==> flow/design.v <==
`timescale 1ns / 1ps
module rotr
    #(parameter BW = 64)
    (
        input [BW - 1:0] val,     
        input [5:0] n_1,          
        input [5:0] n_2,          
        output [BW - 1:0] out
    );
    assign out = ((val >> n_1) | (val << (BW - n_1))) ^ ((val >> n_2) | (val << (BW - n_2)));
endmodule
`timescale 1ns / 1ps
module round_counter (
    input clk,               
    input load,              
    input inc,               
    output reg [3:0] dout,   
    output reg done          
);
    always @(posedge clk) begin
        if (load) begin
            dout <= 0;        
            done <= 0;
        end
        else if (inc && !done) begin
            dout <= dout + 1;        
            if (dout == 4'd11)       
                done <= 1;
        end
    end
endmodule
`timescale 1ns / 1ps
module ascon_p_serial_multiround     
     #(parameter BW = 64) (
         input clk,
         input rstn,
         input en,                        
         input en_inc,                    
         input [2:0] slice_idx,           
         input [BW-1:0] slice_in,         
         output reg [BW-1:0] slice_out,   
         output done                      
     );
    reg [BW-1:0] state [0:4];
    wire [3:0] round;
    wire [BW*5 - 1:0] next_state_w;
    always @(posedge clk or negedge rstn) begin
        if (!rstn) begin
            state[0] <= 0; state[1] <= 0; state[2] <= 0;
            state[3] <= 0; state[4] <= 0;
        end else if (en) begin
            state[slice_idx] <= slice_in;
        end 
        else if (en_inc && !done) begin
            {state[0], state[1], state[2], state[3], state[4]} <= next_state_w;
        end
    end
    wire [BW-1:0] s_rc0, s_rc1, s_rc2, s_rc3, s_rc4;
    wire [BW-1:0] s_p1_0, s_p1_1, s_p1_2, s_p1_3, s_p1_4;
    wire [BW-1:0] t0, t1, t2, t3, t4;
    wire [BW-1:0] s_p2_0, s_p2_1, s_p2_2, s_p2_3, s_p2_4;
    wire [BW-1:0] s_sub_0, s_sub_1, s_sub_2, s_sub_3, s_sub_4;
    wire [BW-1:0] s_q0, s_q1, s_q2, s_q3, s_q4;
    wire [BW-1:0] s_ld_0, s_ld_1, s_ld_2, s_ld_3, s_ld_4;
    assign s_rc0 = state[0];
    assign s_rc1 = state[1];
    assign s_rc2 = state[2] ^ {{56'd0}, (8'd240 - 8'd15 * round)};  
    assign s_rc3 = state[3];
    assign s_rc4 = state[4];
    assign s_p1_0 = s_rc0 ^ s_rc4;
    assign s_p1_4 = s_rc4 ^ s_rc3;
    assign s_p1_2 = s_rc2 ^ s_rc1;
    assign s_p1_1 = s_rc1;
    assign s_p1_3 = s_rc3;
    assign t0 = (~s_p1_0) & s_p1_1;
    assign t1 = (~s_p1_1) & s_p1_2;
    assign t2 = (~s_p1_2) & s_p1_3;
    assign t3 = (~s_p1_3) & s_p1_4;
    assign t4 = (~s_p1_4) & s_p1_0;
    assign s_p2_0 = s_p1_0 ^ t1;
    assign s_p2_1 = s_p1_1 ^ t2;
    assign s_p2_2 = s_p1_2 ^ t3;
    assign s_p2_3 = s_p1_3 ^ t4;
    assign s_p2_4 = s_p1_4 ^ t0;
    assign s_sub_1 = s_p2_1 ^ s_p2_0;
    assign s_sub_0 = s_p2_0 ^ s_p2_4;
    assign s_sub_3 = s_p2_3 ^ s_p2_2;
    assign s_sub_2 = s_p2_2 ^ {BW{1'b1}};
    assign s_sub_4 = s_p2_4;
    assign s_ld_0 = s_sub_0 ^ s_q0;
    assign s_ld_1 = s_sub_1 ^ s_q1;
    assign s_ld_2 = s_sub_2 ^ s_q2;
    assign s_ld_3 = s_sub_3 ^ s_q3;
    assign s_ld_4 = s_sub_4 ^ s_q4;
    assign next_state_w = {s_ld_0, s_ld_1, s_ld_2, s_ld_3, s_ld_4};
    reg [BW-1:0] tmp_out;
    always @(*) begin
        case (slice_idx)
            3'd0: tmp_out = state[0];
            3'd1: tmp_out = state[1];
            3'd2: tmp_out = state[2];
            3'd3: tmp_out = state[3];
            3'd4: tmp_out = state[4];
            default: tmp_out = 0;
        endcase
    end
    always @(posedge clk or negedge rstn) begin
        if (!rstn)
            slice_out <= 'd0;
        else 
            slice_out <= tmp_out;
    end
    round_counter round_ctr (
        .clk(clk),
        .load(!rstn || en),    
        .inc(en_inc),
        .dout(round),
        .done(done)
    );
    rotr ROT0(.val(s_sub_0), .n_1(19), .n_2(28), .out(s_q0));
    rotr ROT1(.val(s_sub_1), .n_1(61), .n_2(39), .out(s_q1));
    rotr ROT2(.val(s_sub_2), .n_1(1),  .n_2(6),  .out(s_q2));
    rotr ROT3(.val(s_sub_3), .n_1(10), .n_2(17), .out(s_q3));
    rotr ROT4(.val(s_sub_4), .n_1(7),  .n_2(41), .out(s_q4));
endmodule
# == Step by step through the tools: ascon_p_serial_multiround ==
# What the tools print for ascon_p_serial_multiround, step after step.
# Line numbers count from 1 in the design file above.
# Operators: Yosys type, input widths -> output width; for muxes data width and select width s.
# Not given: --
# inputs
design,ascon_p_serial_multiround
clk_port,clk
cell_library,sky130hd
corner,tt_025C_1v80

# == Word level ==
# Source: Yosys, flattened and elaborated. Widths are those after wreduce. Registers that Yosys merges into a memory's read port (data or address) are not register bits. Print and check cells do not count. Equal cells are merged and count once.
# bits
output_inout_bits,65
inputBits,71
register_bits,389
# classes
n_reduce_logical,12
mux,16
n_mul,1
n_logic,43
n_addsub,2
equal,10
# ops
operator,count
$xor 64x64->64,21
$mux 64,15
$not 64->64,6
$and 64x64->64,5
$pmux 64 s5,1
$or 23x64->64,1
$or 25x64->64,1
$or 3x64->64,1
$or 36x64->64,1
$or 45x64->64,1
$or 47x64->64,1
$or 54x64->64,1
$or 57x64->64,1
$or 58x64->64,1
$or 63x64->64,1
$xor 64x8->64,1
$mul 4x4->8 const A,1
$reduce_and 2->1,6
$ne 2x1->1 const B,5
$sub 8x8->8 const A,1
$eq 3x2->1 const B,2
$add 4x1->4 const B,1
$eq 4x4->1 const B,1
$eq 3x1->1 const B,1
$eq 3x3->1 const B,1
$logic_not 3->1,1
$logic_not 1->1,2
$reduce_bool 2->1,1
# Other operator kinds: 2; their cells: 2.

# == Depth ==
# Depth = most cells in a row (Yosys ltp): at word level without a register or memory, in the mapped netlist without a sequential cell, where the memories' decode and read muxes count.
# logic_depth
depth_word,13
ABC_AREA,0
mapped_depth,18

# == Synthesis result ==
# Yosys stat after the flow's synthesis: flattened, memories mapped to cells. It holds for the ABC_AREA given above (unset counts as 0); a run with the other value may have another netlist.
# types
cell_type,count,area_total_um2
sky130_fd_sc_hd__dfrtp_1,384,9.61E+03
sky130_fd_sc_hd__xnor2_1,856,7497.19
sky130_fd_sc_hd__xor2_1,301,2.64E+03
sky130_fd_sc_hd__ha_1,144,1.8E+03
sky130_fd_sc_hd__o21ai_0,293,1.47E+03
sky130_fd_sc_hd__nand2_1,378,1.42E+03
sky130_fd_sc_hd__o211ai_1,164,1.23E+03
sky130_fd_sc_hd__mux2i_1,103,1.03E+03
sky130_fd_sc_hd__o21a_1,128,960.922
sky130_fd_sc_hd__a21oi_1,134,670.643
sky130_fd_sc_hd__nor2_1,176,660.634
sky130_fd_sc_hd__inv_1,157,589.315
sky130_fd_sc_hd__nand2b_1,84,525.504
sky130_fd_sc_hd__a22oi_1,63,472.954
sky130_fd_sc_hd__clkbuf_1,121,454.186
sky130_fd_sc_hd__o22ai_1,64,400.384
sky130_fd_sc_hd__a31oi_1,24,150.144
sky130_fd_sc_hd__buf_2,27,135.13
# Not listed: further types 27, cells in them 98.
# mapped
flip_flops,389
cells,3699
area_um2,32627.5
# The figures by module come from a second, unflattened synthesis with its own total; it is not the netlist above.
# hier_totals
cells_unflattened,14934
hier_area_um2,127825.1
# Each row is one instance without its submodules.
# by_module
mod,mod_seq_area_um2,mod_area_um2,n_inst,n_cells
rotr,0.0,19806.5,5,2371
ascon_p_serial_multiround,9609.2,28576.2,1,3058
round_counter,100.1,216.5,1,21

# == Worst setup path after synthesis ==
# Path of least setup slack by OpenSTA after synthesis, without wires, with an ideal clock, recovery checks aside; 20% of the period is set as input and as output delay. Where synthesis merged equal registers, the netlist keeps one of their names.
# synth_timing
path_kind,reg2reg
start,register round_ctr.dout[2]
end,register state[3][53]
path_stages,18
setup_time_ps,133
clock_period_ps,4200
required_ps,4067
delay_ps,4167
path_buffers,0
t_first_pin_ps,0
slack_ps,33
t_arrival_ps,4034
synth_period_reached_ps,4167
# "delay_ps" is the arrival time less input delay plus setup time.
# "path_stages" counts driving pins, that of a launching flip-flop among them; a cell with two outputs on the path counts twice.
# "synth_period_reached_ps" is the clock period less the worst setup slack; recovery checks do not enter. This is arithmetic on one report: input and output delays are still those of the set period (20% each).
# Between the ends stands the longest chain of elaborated cells between them, by number of cells; it is not shown to be the way that was timed. Of several equally long chains one is given.
# A line is the first line of the expression or statement that the cell stems from. Yosys adds cells for indexed reads and writes and turns some case tables into memories.
# synth_between
path_cell_list,sky130_fd_sc_hd__dfxtp_1 sky130_fd_sc_hd__inv_1 sky130_fd_sc_hd__fa_1 sky130_fd_sc_hd__fa_1 sky130_fd_sc_hd__inv_1 sky130_fd_sc_hd__ha_1 sky130_fd_sc_hd__inv_1 sky130_fd_sc_hd__ha_1 sky130_fd_sc_hd__a21o_1 sky130_fd_sc_hd__a21oi_1 sky130_fd_sc_hd__xnor2_1 sky130_fd_sc_hd__ha_1 sky130_fd_sc_hd__xnor2_1 sky130_fd_sc_hd__xnor2_1 sky130_fd_sc_hd__xor2_1 sky130_fd_sc_hd__xnor2_1 sky130_fd_sc_hd__o21ai_0 sky130_fd_sc_hd__o21ai_0
elab_chain_cells,11
cone_cells,11
cone_classes,add/sub: 1; mul: 1; mux: 2; logic: 7
# synth_rtl
element,line,text
"start, declared",17,"output reg [3:0] dout,"
"start, assigned",22,dout <= 0;
"start, assigned",26,dout <= dout + 1;
$mul 4x4->8,67,"assign s_rc2 = state[2] ^ {{56'd0}, (8'd240 - 8'd15 * round)};"
$sub 8x8->8,67,
$xor 64x8->64,67,
$xor 64x64->64,72,assign s_p1_2 = s_rc2 ^ s_rc1;
$xor 64x64->64,82,assign s_p2_2 = s_p1_2 ^ t3;
$xor 64x64->64,87,assign s_sub_3 = s_p2_3 ^ s_p2_2;
$or 47x64->64,10,assign out = ((val >> n_1) | (val << (BW - n_1))) ^ ((val >> n_2) | (val << (BW - n_2)));
$xor 64x64->64,10,
$xor 64x64->64,93,assign s_ld_3 = s_sub_3 ^ s_q3;
$mux 64,54,else if (en_inc && !done) begin
$mux 64,51,end else if (en) begin
"end, assigned",50,state[3] <= 0; state[4] <= 0;
"end, assigned",52,state[slice_idx] <= slice_in;
"end, declared",44,reg [BW-1:0] state [0:4];

# == Worst path after layout ==
# From the final timing report of record 2: the path of least setup slack in the routed layout; clock arrival at registers is part of the times.
# The path's times are printed in steps of 10 ps; the period is the one set.
# layout_timing
path_kind,reg2reg
start,register round_ctr.dout[3]
end,register state[0][49]
t_first_pin_ps,660
path_buffers,1
clock_period_ps,4490
slack_ps,420
path_stages,18
required_ps,5100
setup_time_ps,50
t_arrival_ps,4680
# Between the ends stands the longest chain of elaborated cells between them, by number of cells; it is not shown to be the way that was timed. Of several equally long chains one is given.
# layout_between
path_cell_list,sky130_fd_sc_hd__dfxtp_4 sky130_fd_sc_hd__inv_6 sky130_fd_sc_hd__fa_2 sky130_fd_sc_hd__fa_1 sky130_fd_sc_hd__inv_2 sky130_fd_sc_hd__ha_4 sky130_fd_sc_hd__inv_2 sky130_fd_sc_hd__ha_4 sky130_fd_sc_hd__xnor2_2 sky130_fd_sc_hd__xnor2_1 sky130_fd_sc_hd__ha_1 sky130_fd_sc_hd__xor2_1 sky130_fd_sc_hd__xnor2_2 sky130_fd_sc_hd__buf_4 sky130_fd_sc_hd__xnor2_2 sky130_fd_sc_hd__xnor2_1 sky130_fd_sc_hd__o211ai_1 sky130_fd_sc_hd__o21a_1
elab_chain_cells,12
cone_cells,12
cone_classes,add/sub: 1; mul: 1; mux: 2; logic: 8
# layout_rtl
element,line,text
"start, declared",17,"output reg [3:0] dout,"
"start, assigned",22,dout <= 0;
"start, assigned",26,dout <= dout + 1;
$mul 4x4->8,67,"assign s_rc2 = state[2] ^ {{56'd0}, (8'd240 - 8'd15 * round)};"
$sub 8x8->8,67,
$xor 64x8->64,67,
$xor 64x64->64,72,assign s_p1_2 = s_rc2 ^ s_rc1;
$and 64x64->64,76,assign t1 = (~s_p1_1) & s_p1_2;
$xor 64x64->64,80,assign s_p2_0 = s_p1_0 ^ t1;
$xor 64x64->64,86,assign s_sub_0 = s_p2_0 ^ s_p2_4;
$or 45x64->64,10,assign out = ((val >> n_1) | (val << (BW - n_1))) ^ ((val >> n_2) | (val << (BW - n_2)));
$xor 64x64->64,10,
$xor 64x64->64,90,assign s_ld_0 = s_sub_0 ^ s_q0;
$mux 64,54,else if (en_inc && !done) begin
$mux 64,51,end else if (en) begin
"end, assigned",49,state[0] <= 0; state[1] <= 0; state[2] <= 0;
"end, assigned",52,state[slice_idx] <= slice_in;
"end, declared",44,reg [BW-1:0] state [0:4];

Subject: flow runs of ascon_p_serial_multiround

Hi,

Design ascon_p_serial_multiround on sky130hd. What follows are 3 stored runs of the flow, each under its own settings; their order means nothing. The constraints put input and output delay at 20% of the set period each and load the outputs with 0.01 pF.

Record 1, flow files:
==> flow/run.sh <==
#!/bin/bash
# the make line also repeats the synthesis and layout settings of config.mk as NAME=value (left out here)
make -C /OpenROAD-flow-scripts/flow DESIGN_CONFIG=/design/flow/config.mk WORK_HOME=/design/flow/orfs CLKGATE_MAP_FILE= finish
==> flow/config.mk <==
export PLATFORM = sky130hd
export DESIGN_NAME = ascon_p_serial_multiround
export DESIGN_NICKNAME = ascon_p_serial_multiround
export VERILOG_FILES = /design/flow/design.v
export SDC_FILE = /design/flow/constraint.sdc
export NUM_CORES = 4
export LEC_CHECK = 0
export CAP_MARGIN = 20
export CELL_PAD_IN_SITES_GLOBAL_PLACEMENT = 2
export CORE_ASPECT_RATIO = 0.6
export CORE_MARGIN = 2
export CORE_UTILIZATION = 32
export CTS_CLUSTER_SIZE = 56
export GPL_TIMING_DRIVEN = 0
export MAX_ROUTING_LAYER = met4
export MIN_ROUTING_LAYER = met2
export SETUP_SLACK_MARGIN = 1.18
export SLEW_MARGIN = 5
export TNS_END_PERCENT = 60
==> flow/constraint.sdc <==
create_clock -name core_clock -period 5.99 [get_ports {clk}]
set_input_delay 1.1980 -clock core_clock [delete_from_list [all_inputs] [get_ports {clk}]]
set_output_delay 1.1980 -clock core_clock [all_outputs]
set_load 0.01 [all_outputs]

Record 1: stopped before the end: routing reported GRT-0116

Record 2, flow files:
==> flow/run.sh <==
#!/bin/bash
# the make line also repeats the synthesis and layout settings of config.mk as NAME=value (left out here)
make -C /OpenROAD-flow-scripts/flow DESIGN_CONFIG=/design/flow/config.mk WORK_HOME=/design/flow/orfs CLKGATE_MAP_FILE= finish
==> flow/config.mk <==
export PLATFORM = sky130hd
export DESIGN_NAME = ascon_p_serial_multiround
export DESIGN_NICKNAME = ascon_p_serial_multiround
export VERILOG_FILES = /design/flow/design.v
export SDC_FILE = /design/flow/constraint.sdc
export NUM_CORES = 4
export LEC_CHECK = 0
export ABC_AREA = 0
export CAP_MARGIN = 10
export CELL_PAD_IN_SITES_DETAIL_PLACEMENT = 0
export CELL_PAD_IN_SITES_GLOBAL_PLACEMENT = 1
export CORE_ASPECT_RATIO = 1.46
export CORE_MARGIN = 10
export CORE_UTILIZATION = 29
export CTS_CLUSTER_DIAMETER = 226
export CTS_CLUSTER_SIZE = 22
export GPL_ROUTABILITY_DRIVEN = 0
export GPL_TIMING_DRIVEN = 0
export HOLD_SLACK_MARGIN = -0.04
export MAX_ROUTING_LAYER = met4
export PLACE_DENSITY = 0.74
export SETUP_SLACK_MARGIN = 0.9
export SLEW_MARGIN = 30
export TNS_END_PERCENT = 5
==> flow/constraint.sdc <==
create_clock -name core_clock -period 4.49 [get_ports {clk}]
set_input_delay 0.8980 -clock core_clock [delete_from_list [all_inputs] [get_ports {clk}]]
set_output_delay 0.8980 -clock core_clock [all_outputs]
set_load 0.01 [all_outputs]

==> results of record 2, as CSV <==
result,value
setup_tns_ps,0
synth_area_um2,32627.5
final_cell_area_um2,38806.0
die_footprint_um2,126568.0
worst_setup_slack_ps,420

Record 3, flow files:
==> flow/run.sh <==
#!/bin/bash
# the make line also repeats the synthesis and layout settings of config.mk as NAME=value (left out here)
make -C /OpenROAD-flow-scripts/flow DESIGN_CONFIG=/design/flow/config.mk WORK_HOME=/design/flow/orfs CLKGATE_MAP_FILE= finish
==> flow/config.mk <==
export PLATFORM = sky130hd
export DESIGN_NAME = ascon_p_serial_multiround
export DESIGN_NICKNAME = ascon_p_serial_multiround
export VERILOG_FILES = /design/flow/design.v
export SDC_FILE = /design/flow/constraint.sdc
export NUM_CORES = 4
export LEC_CHECK = 0
export CAP_MARGIN = 20
export CORE_MARGIN = 2
export CORE_UTILIZATION = 52
export SLEW_MARGIN = 20
==> flow/constraint.sdc <==
create_clock -name core_clock -period 4.09 [get_ports {clk}]
set_input_delay 0.8180 -clock core_clock [delete_from_list [all_inputs] [get_ports {clk}]]
set_output_delay 0.8180 -clock core_clock [all_outputs]
set_load 0.01 [all_outputs]

==> results of record 3, as CSV <==
result,value
setup_tns_ps,0
synth_area_um2,32627.5
final_cell_area_um2,38067.8
die_footprint_um2,64765.2
worst_setup_slack_ps,97

Regards
